==> flow/design.v <==
module fir_filter(
    input               		clk,
    input               		n_rst,
    input  		signed	[7:0] 	din,    
    output reg 	signed 	[7:0] 	dout 
);
localparam signed B0 = -24;
localparam signed B1 = -21;
localparam signed B2 =   0;
localparam signed B3 =  37;
localparam signed B4 =  80;
localparam signed B5 = 114;
localparam signed B6 = 127;
reg signed [7:0] din_d;
reg signed [7:0] din_d1;
reg signed [7:0] din_d2;
reg signed [7:0] din_d3;
reg signed [7:0] din_d4;
reg signed [7:0] din_d5;
reg signed [7:0] din_d6;
reg signed [7:0] din_d7;
reg signed [7:0] din_d8;
reg signed [7:0] din_d9;
reg signed [7:0] din_d10;
reg signed [7:0] din_d11;
reg signed [7:0] din_d12;
wire signed [8:0] sum_w0;
wire signed [8:0] sum_w1;
wire signed [8:0] sum_w2;
wire signed [8:0] sum_w3;
wire signed [8:0] sum_w4;
wire signed [8:0] sum_w5;
wire signed [8:0] sum_w6;
wire signed [16:0] mul_0;
wire signed [16:0] mul_1;
wire signed [16:0] mul_2;
wire signed [16:0] mul_3;
wire signed [16:0] mul_4;
wire signed [16:0] mul_5;
wire signed [16:0] mul_6;
reg signed [16:0] mul_0d;
reg signed [16:0] mul_1d;
reg signed [16:0] mul_2d;
reg signed [16:0] mul_3d;
reg signed [16:0] mul_4d;
reg signed [16:0] mul_5d;
reg signed [16:0] mul_6d;
wire signed [17:0] sum_w00;
wire signed [17:0] sum_w01;
wire signed [17:0] sum_w02;
wire signed [17:0] sum_w03;
reg signed [17:0] sum_w00d;
reg signed [17:0] sum_w01d;
reg signed [17:0] sum_w02d;
reg signed [17:0] sum_w03d;
wire signed [18:0] sum_w000;
wire signed [18:0] sum_w001;
wire signed [19:0] sum_all;
wire signed [7:0] sum_finish;
always @(posedge clk or negedge n_rst) begin
	if (!n_rst) begin 
		din_d <= 8'h0;
	end
	else begin 
		din_d <= din;
	end
end
always @(posedge clk or negedge n_rst) begin
    if (!n_rst) begin 
        dout <= 8'sd0;
	end
    else begin 
        dout <= sum_finish;
	end
end
always @(posedge clk or negedge n_rst) begin
    if (!n_rst) begin
        din_d1  <= 8'sd0; 
        din_d2  <= 8'sd0; 
        din_d3  <= 8'sd0; 
        din_d4  <= 8'sd0;
        din_d5  <= 8'sd0; 
        din_d6  <= 8'sd0; 
        din_d7  <= 8'sd0; 
        din_d8  <= 8'sd0;
        din_d9  <= 8'sd0; 
        din_d10 <= 8'sd0; 
        din_d11 <= 8'sd0; 
        din_d12 <= 8'sd0;
    end else begin
        din_d1  <= din_d;
        din_d2  <= din_d1;
        din_d3  <= din_d2;
        din_d4  <= din_d3;
        din_d5  <= din_d4;
        din_d6  <= din_d5;
        din_d7  <= din_d6;
        din_d8  <= din_d7;
        din_d9  <= din_d8;
        din_d10 <= din_d9;
        din_d11 <= din_d10;
        din_d12 <= din_d11;
    end
end
assign sum_w0 = $signed(din_d) + $signed(din_d12);
assign sum_w1 = $signed(din_d1) + $signed(din_d11);
assign sum_w2 = $signed(din_d2) + $signed(din_d10);
assign sum_w3 = $signed(din_d3) + $signed(din_d9);
assign sum_w4 = $signed(din_d4) + $signed(din_d8);
assign sum_w5 = $signed(din_d5) + $signed(din_d7);
assign sum_w6 = {din_d6[7], din_d6};   
assign mul_0 = $signed(B0) * $signed(sum_w0);
assign mul_1 = $signed(B1) * $signed(sum_w1);
assign mul_2 = $signed(B2) * $signed(sum_w2);
assign mul_3 = $signed(B3) * $signed(sum_w3);
assign mul_4 = $signed(B4) * $signed(sum_w4);
assign mul_5 = $signed(B5) * $signed(sum_w5);
assign mul_6 = $signed(B6) * $signed(sum_w6);
always @(posedge clk or negedge n_rst) begin
    if (!n_rst) begin 
        mul_0d <= 17'sd0;
        mul_1d <= 17'sd0;
        mul_2d <= 17'sd0;
        mul_3d <= 17'sd0;
        mul_4d <= 17'sd0;
        mul_5d <= 17'sd0;
        mul_6d <= 17'sd0;
    end 
	else begin 
        mul_0d <= mul_0;
        mul_1d <= mul_1;
        mul_2d <= mul_2;
        mul_3d <= mul_3;
        mul_4d <= mul_4;
        mul_5d <= mul_5;
        mul_6d <= mul_6;
    end
end
assign sum_w00 = $signed(mul_0d) + $signed(mul_1d); 
assign sum_w01 = $signed(mul_2d) + $signed(mul_3d); 
assign sum_w02 = $signed(mul_4d) + $signed(mul_5d);
assign sum_w03 = $signed(mul_6d);
always @(posedge clk or negedge n_rst) begin
    if (!n_rst) begin
        sum_w00d <= 18'sd0;
        sum_w01d <= 18'sd0;
        sum_w02d <= 18'sd0;
        sum_w03d <= 18'sd0;
    end 
	else begin
        sum_w00d <= sum_w00;
        sum_w01d <= sum_w01;
        sum_w02d <= sum_w02;
        sum_w03d <= sum_w03;
    end
end
assign sum_w000 = $signed(sum_w00d) + $signed(sum_w01d); 
assign sum_w001 = $signed(sum_w02d) + $signed(sum_w03d);
assign sum_all = $signed(sum_w000) + $signed(sum_w001);
assign sum_finish =	((sum_all[19]) && (sum_all[18:16] != 3'b111))? 8'h81 : 
 					((!sum_all[19]) && (sum_all[18:16] != 3'b000))? 8'h7F : sum_all[16:9];
endmodule
# == Step by step through the tools: fir_filter ==
# Each step is given for the RTL above and for the edited RTL.
# Lines under "orig" count in the file above, lines under "edited" in the edited file.
# "diff": "edited" minus "orig" as printed here. "change_rel_pct": 100 x difference / "orig".
# Cell names lack the library's common part.
# A cell with -- has no value.
# design
top_module,fir_filter
clk_port,clk
cell_library,sky130hd
corner,tt_025C_1v80

# == The edit ==
# Unified diff, file above to edited file.
# A script made this edit. It changes what the design does and was not meant as an optimisation.
# begin of diff
@@ -144,5 +144,4 @@
     if (!n_rst) begin
         sum_w00d <= 18'sd0;
-        sum_w01d <= 18'sd0;
         sum_w02d <= 18'sd0;
         sum_w03d <= 18'sd0;
@@ -150,9 +149,9 @@
 	else begin
         sum_w00d <= sum_w00;
-        sum_w01d <= sum_w01;
         sum_w02d <= sum_w02;
         sum_w03d <= sum_w03;
     end
 end
+always @(*) sum_w01d = sum_w01;
 assign sum_w000 = $signed(sum_w00d) + $signed(sum_w01d); 
 assign sum_w001 = $signed(sum_w02d) + $signed(sum_w03d);
# end of diff

# == Elaborated design ==
# Counts by Yosys on the flattened word-level netlist (proc, flatten, opt, wreduce; memories kept). Register bits leave out memories and registers merged into their read ports (data or address); mux counts leave out enables and synchronous resets folded into registers. Print and check cells are left out. Cells with the same type and inputs are merged into one.
# classes
element,orig,edited,diff,change_rel_pct
addsub,10,10,0,0.00
mul,6,6,0,0.00
div,0,0,0,--
n_cmp,0,0,0,--
eq_ne,1,1,0,0.00
shift,0,0,0,--
mux,2,2,0,0.00
n_logic,0,0,0,--
reduce_logical,4,4,0,0.00
# Operator kinds equal on both sides are left out: 16.
# word_totals
element,orig,edited,diff,change_rel_pct
regBits,266,250,-16,-6.02
latch_bits,0,0,0,--
ramBits,0,0,0,--
mem_bits_ro,0,0,0,--
clocked_rd_ports_x_width,0,0,0,--
memories,0,0,0,--
inputBits,10,10,0,0.00
out_inout_bits,8,8,0,0.00
wordCells,47,46,-1,-2.13

# == Depth ==
# Longest topological path by Yosys (ltp), each cell counted once; first at word level (registers and memories cut), then after technology mapping (sequential cells cut; the memories' decode and read muxes count).
# depth
element,orig,edited,diff,change_rel_pct
ltp_word,6,6,0,0.00
abc_area,0,0,--,--
mapped_depth,24,25,1,4.17
mapped_depth_nobuf,24,24,0,0.00

# == Mapped cells and area ==
# The flow's flattened synthesis, as Yosys stat reports it; memories are mapped. The netlist is that of the ABC_AREA named above (0 if unset); the other value can give another one.
# mapped
element,orig,edited,diff,change_rel_pct
mapped_cells,1382,1490,108,7.81
mapped_area_um2,16040.4,16264.3,223.9,1.40
seqArea_um2,6581.3,6180.9,-400.4,-6.08
flip_flops,263,247,-16,-6.08
buf_cells,0,6,6,--
# types
cell,orig,edited,diff,change_rel_pct
nor2_1,42,68,26,61.90
nand2_1,23,43,20,86.96
inv_1,255,273,18,7.06
a21o_1,41,23,-18,-43.90
dfrtp_1,263,247,-16,-6.08
nand3_1,4,19,15,375.00
a21oi_1,86,100,14,16.28
o21ai_0,34,43,9,26.47
or3_1,3,8,5,166.67
xnor2_1,91,87,-4,-4.40
xor2_1,33,29,-4,-12.12
o2111ai_1,0,4,4,--
nand2b_1,12,9,-3,-25.00
nand4_1,5,2,-3,-60.00
o311a_1,3,0,-3,-100.00
and2_1,1,4,3,300.00
o211ai_1,1,4,3,300.00
buf_6,0,3,3,--
# Cell types equal on both sides are left out: 9.
# The list need not be complete.

# == Timing after synthesis ==
# Source: OpenSTA report_checks on the synthesized netlist (no wires, ideal clock, input and output delay 20% of the period each), path of least setup slack; recovery checks are left aside. Register names are those of the netlist, which keeps one name where synthesis merged equal registers.
# synth_timing
element,orig,edited,diff,change_rel_pct
kind,reg-to-reg,reg-to-reg,--,--
startpoint,reg din_d3[0],reg din_d1[0],--,--
endpoint,reg mul_3d[15],reg mul_1d[14],--,--
period_ps,6000,6000,0,0.00
setup_time_ps,82,80,-2,--
launch_ps,0,0,0,--
arrival_time_ps,5085,4911,-174,-3.42
t_required_ps,5918,5920,2,0.03
setup_slack_ps,833,1010,177,--
path_delay_ps,5167,4991,-176,-3.41
driving_pins,24,23,-1,-4.17
path_buffers,0,0,0,--
period_less_setup_slack_ps,5167,4990,-177,-3.43
# "path_delay_ps" is the arrival time less input delay plus setup time.
# "driving_pins" counts driving pins, that of a launching flip-flop among them; a cell with two outputs on the path counts twice.
# "period_less_setup_slack_ps" = period - worst setup slack (recovery checks aside). The figure is calculated, with input and output delays left at 20% of the set period.
# Between the ends stands the longest chain of elaborated cells between them, by number of cells; it is not shown to be the way that was timed. Of several equally long chains one is given.
# Each line given opens the expression or statement behind the cell; cells for indexed reads and writes are added by Yosys, which also makes memories of some case tables.
# synth_via_orig
path_cell_list,dfrtp_1 ha_1 inv_1 fa_1 inv_1 a21oi_1 o21bai_1 a21oi_1 o21bai_1 a211oi_1 mux2i_1 inv_1 ha_1 inv_1 fa_1 fa_1 inv_1 ha_1 and3_1 a21oi_1 o21ai_0 o21a_1 o21ai_0 xnor2_1
elab_chain_len,2
cells_between,2
cone_lines,2
cone_classes,add/sub (1); mul (1)
# synth_rtl_orig
element,line,source
from (decl),17,reg signed [7:0] din_d3;
from (assign),80,din_d3  <= 8'sd0;
from (assign),93,din_d3  <= din_d2;
8-bit by 8-bit adder with 9-bit output,108,assign sum_w3 = $signed(din_d3) + $signed(din_d9);
7-bit by 9-bit multiplier with 16-bit output,115,assign mul_3 = $signed(B3) * $signed(sum_w3);
to (assign),124,mul_3d <= 17'sd0;
to (assign),133,mul_3d <= mul_3;
to (decl),44,reg signed [16:0] mul_3d;
# synth_via_edited
path_cell_list,dfrtp_1 ha_1 fa_1 a21oi_1 nor2_1 nor2_1 xnor2_1 ha_1 ha_1 fa_1 inv_1 fa_1 inv_1 fa_1 a21o_1 a21oi_1 o21bai_1 a21oi_1 o21bai_1 a21oi_1 o21bai_1 a21oi_1 xnor2_1
elab_chain_len,2
cells_between,2
cone_lines,2
cone_classes,add/sub (1); mul (1)
# synth_rtl_edited
element,line,source
from (decl),15,reg signed [7:0] din_d1;
from (assign),78,din_d1  <= 8'sd0;
from (assign),91,din_d1  <= din_d;
8-bit by 8-bit adder with 9-bit output,106,assign sum_w1 = $signed(din_d1) + $signed(din_d11);
6-bit by 9-bit multiplier with 15-bit output,113,assign mul_1 = $signed(B1) * $signed(sum_w1);
to (assign),122,mul_1d <= 17'sd0;
to (assign),131,mul_1d <= mul_1;
to (decl),42,reg signed [16:0] mul_1d;

# == Worst path after layout ==
# From the final timing report of the runs of set A: the path of least setup slack in the routed layout; clock arrival at registers is part of the times.
# The path's times are printed in steps of 10 ps; the period is the one set.
# layout_timing
element,orig,edited,diff,change_rel_pct
kind,reg-to-reg,reg-to-reg,--,--
startpoint,reg din_d1[0],reg din_d1[1],--,--
endpoint,reg mul_1d[14],reg mul_1d[14],--,--
period_ps,5550,5550,0,0.00
setup_time_ps,70,80,10,--
launch_ps,560,550,-10,-1.79
arrival_time_ps,5730,5690,-40,-0.70
t_required_ps,6040,6020,-20,-0.33
setup_slack_ps,310,330,20,--
driving_pins,23,24,1,4.35
path_buffers,0,0,0,--
# Between the ends stands the longest chain of elaborated cells between them, by number of cells; it is not shown to be the way that was timed. Of several equally long chains one is given.
# layout_via_orig
path_cell_list,dfrtp_1 ha_1 fa_1 a21oi_1 nor2_1 nor2_1 xnor2_1 ha_1 ha_1 fa_1 inv_1 fa_1 inv_1 fa_1 a21o_1 a21oi_2 o21bai_1 a21oi_1 o21bai_1 a21oi_1 o21bai_1 a21oi_1 xnor2_1
elab_chain_len,2
cells_between,2
cone_lines,2
cone_classes,add/sub (1); mul (1)
# layout_rtl_orig
element,line,source
from (decl),15,reg signed [7:0] din_d1;
from (assign),78,din_d1  <= 8'sd0;
from (assign),91,din_d1  <= din_d;
8-bit by 8-bit adder with 9-bit output,106,assign sum_w1 = $signed(din_d1) + $signed(din_d11);
6-bit by 9-bit multiplier with 15-bit output,113,assign mul_1 = $signed(B1) * $signed(sum_w1);
to (assign),122,mul_1d <= 17'sd0;
to (assign),131,mul_1d <= mul_1;
to (decl),42,reg signed [16:0] mul_1d;
# layout_via_edited
path_cell_list,dfrtp_1 ha_1 a21o_1 a21oi_1 o21bai_1 a21oi_1 o21bai_1 a21oi_1 xnor2_2 ha_1 fa_1 inv_1 fa_1 inv_1 ha_1 ha_1 a21oi_2 o21bai_1 a21oi_2 o21bai_1 a21oi_1 o21bai_1 a21oi_1 xnor2_1
elab_chain_len,2
cells_between,2
cone_lines,2
cone_classes,add/sub (1); mul (1)
# layout_rtl_edited
element,line,source
from (decl),15,reg signed [7:0] din_d1;
from (assign),78,din_d1  <= 8'sd0;
from (assign),91,din_d1  <= din_d;
8-bit by 8-bit adder with 9-bit output,106,assign sum_w1 = $signed(din_d1) + $signed(din_d11);
6-bit by 9-bit multiplier with 15-bit output,113,assign mul_1 = $signed(B1) * $signed(sum_w1);
to (assign),122,mul_1d <= 17'sd0;
to (assign),131,mul_1d <= mul_1;
to (decl),42,reg signed [16:0] mul_1d;

# == Layout results ==
# Runs of the flow (Yosys, OpenROAD) on both versions; the two runs of a pair have the same settings. The constraints put input and output delay at 20% of the set period each and load the outputs with 0.01 pF.
# flow_settings_set_A
period_ns,5.55
CAP_MARGIN,20
CORE_MARGIN,2
CORE_UTILIZATION,40
SLEW_MARGIN,20
# results_set_A
element,orig,edited,diff,change_rel_pct
synthesis_area_um2,16040.4,16264.3,223.9,1.40
die_um2,41718.1,42289.9,571.8,1.37
final_stdcell_area_um2,17908.4,18167.4,259.0,1.45
finish.utilization_pct,45.2,45.5,0.3,--
final_setup_ws_ps,307,329,22,--
hold_ws_ps,337,345,8,--
timing.achieved_period_ps,5243,5221,-22,-0.42
# flow_settings_set_B
ABC_AREA,1
CAP_MARGIN,5
CORE_MARGIN,2
CORE_UTILIZATION,44
CTS_CLUSTER_DIAMETER,257
CTS_CLUSTER_SIZE,71
GPL_ROUTABILITY_DRIVEN,1
MAX_ROUTING_LAYER,met4
MIN_ROUTING_LAYER,met2
PLACE_DENSITY_LB_ADDON,0.03
SETUP_SLACK_MARGIN,1.43
period_ns,6.07
SLEW_MARGIN,20
# results_set_B
element,orig,edited,diff,change_rel_pct
synthesis_area_um2,16756.1,16353.2,-402.9,-2.40
die_um2,39658.7,38724.3,-934.4,-2.36
final_stdcell_area_um2,18615.4,18407.7,-207.7,-1.12
finish.utilization_pct,49.5,50.3,0.8,--
final_setup_ws_ps,1508,1513,5,--
hold_ws_ps,367,311,-56,--
timing.achieved_period_ps,4562,4557,-5,-0.11
# "timing.achieved_period_ps" is the run's clock period less its worst setup slack. It is reckoned from that one timing run; input and output delays stay at 20% of the period that was set.
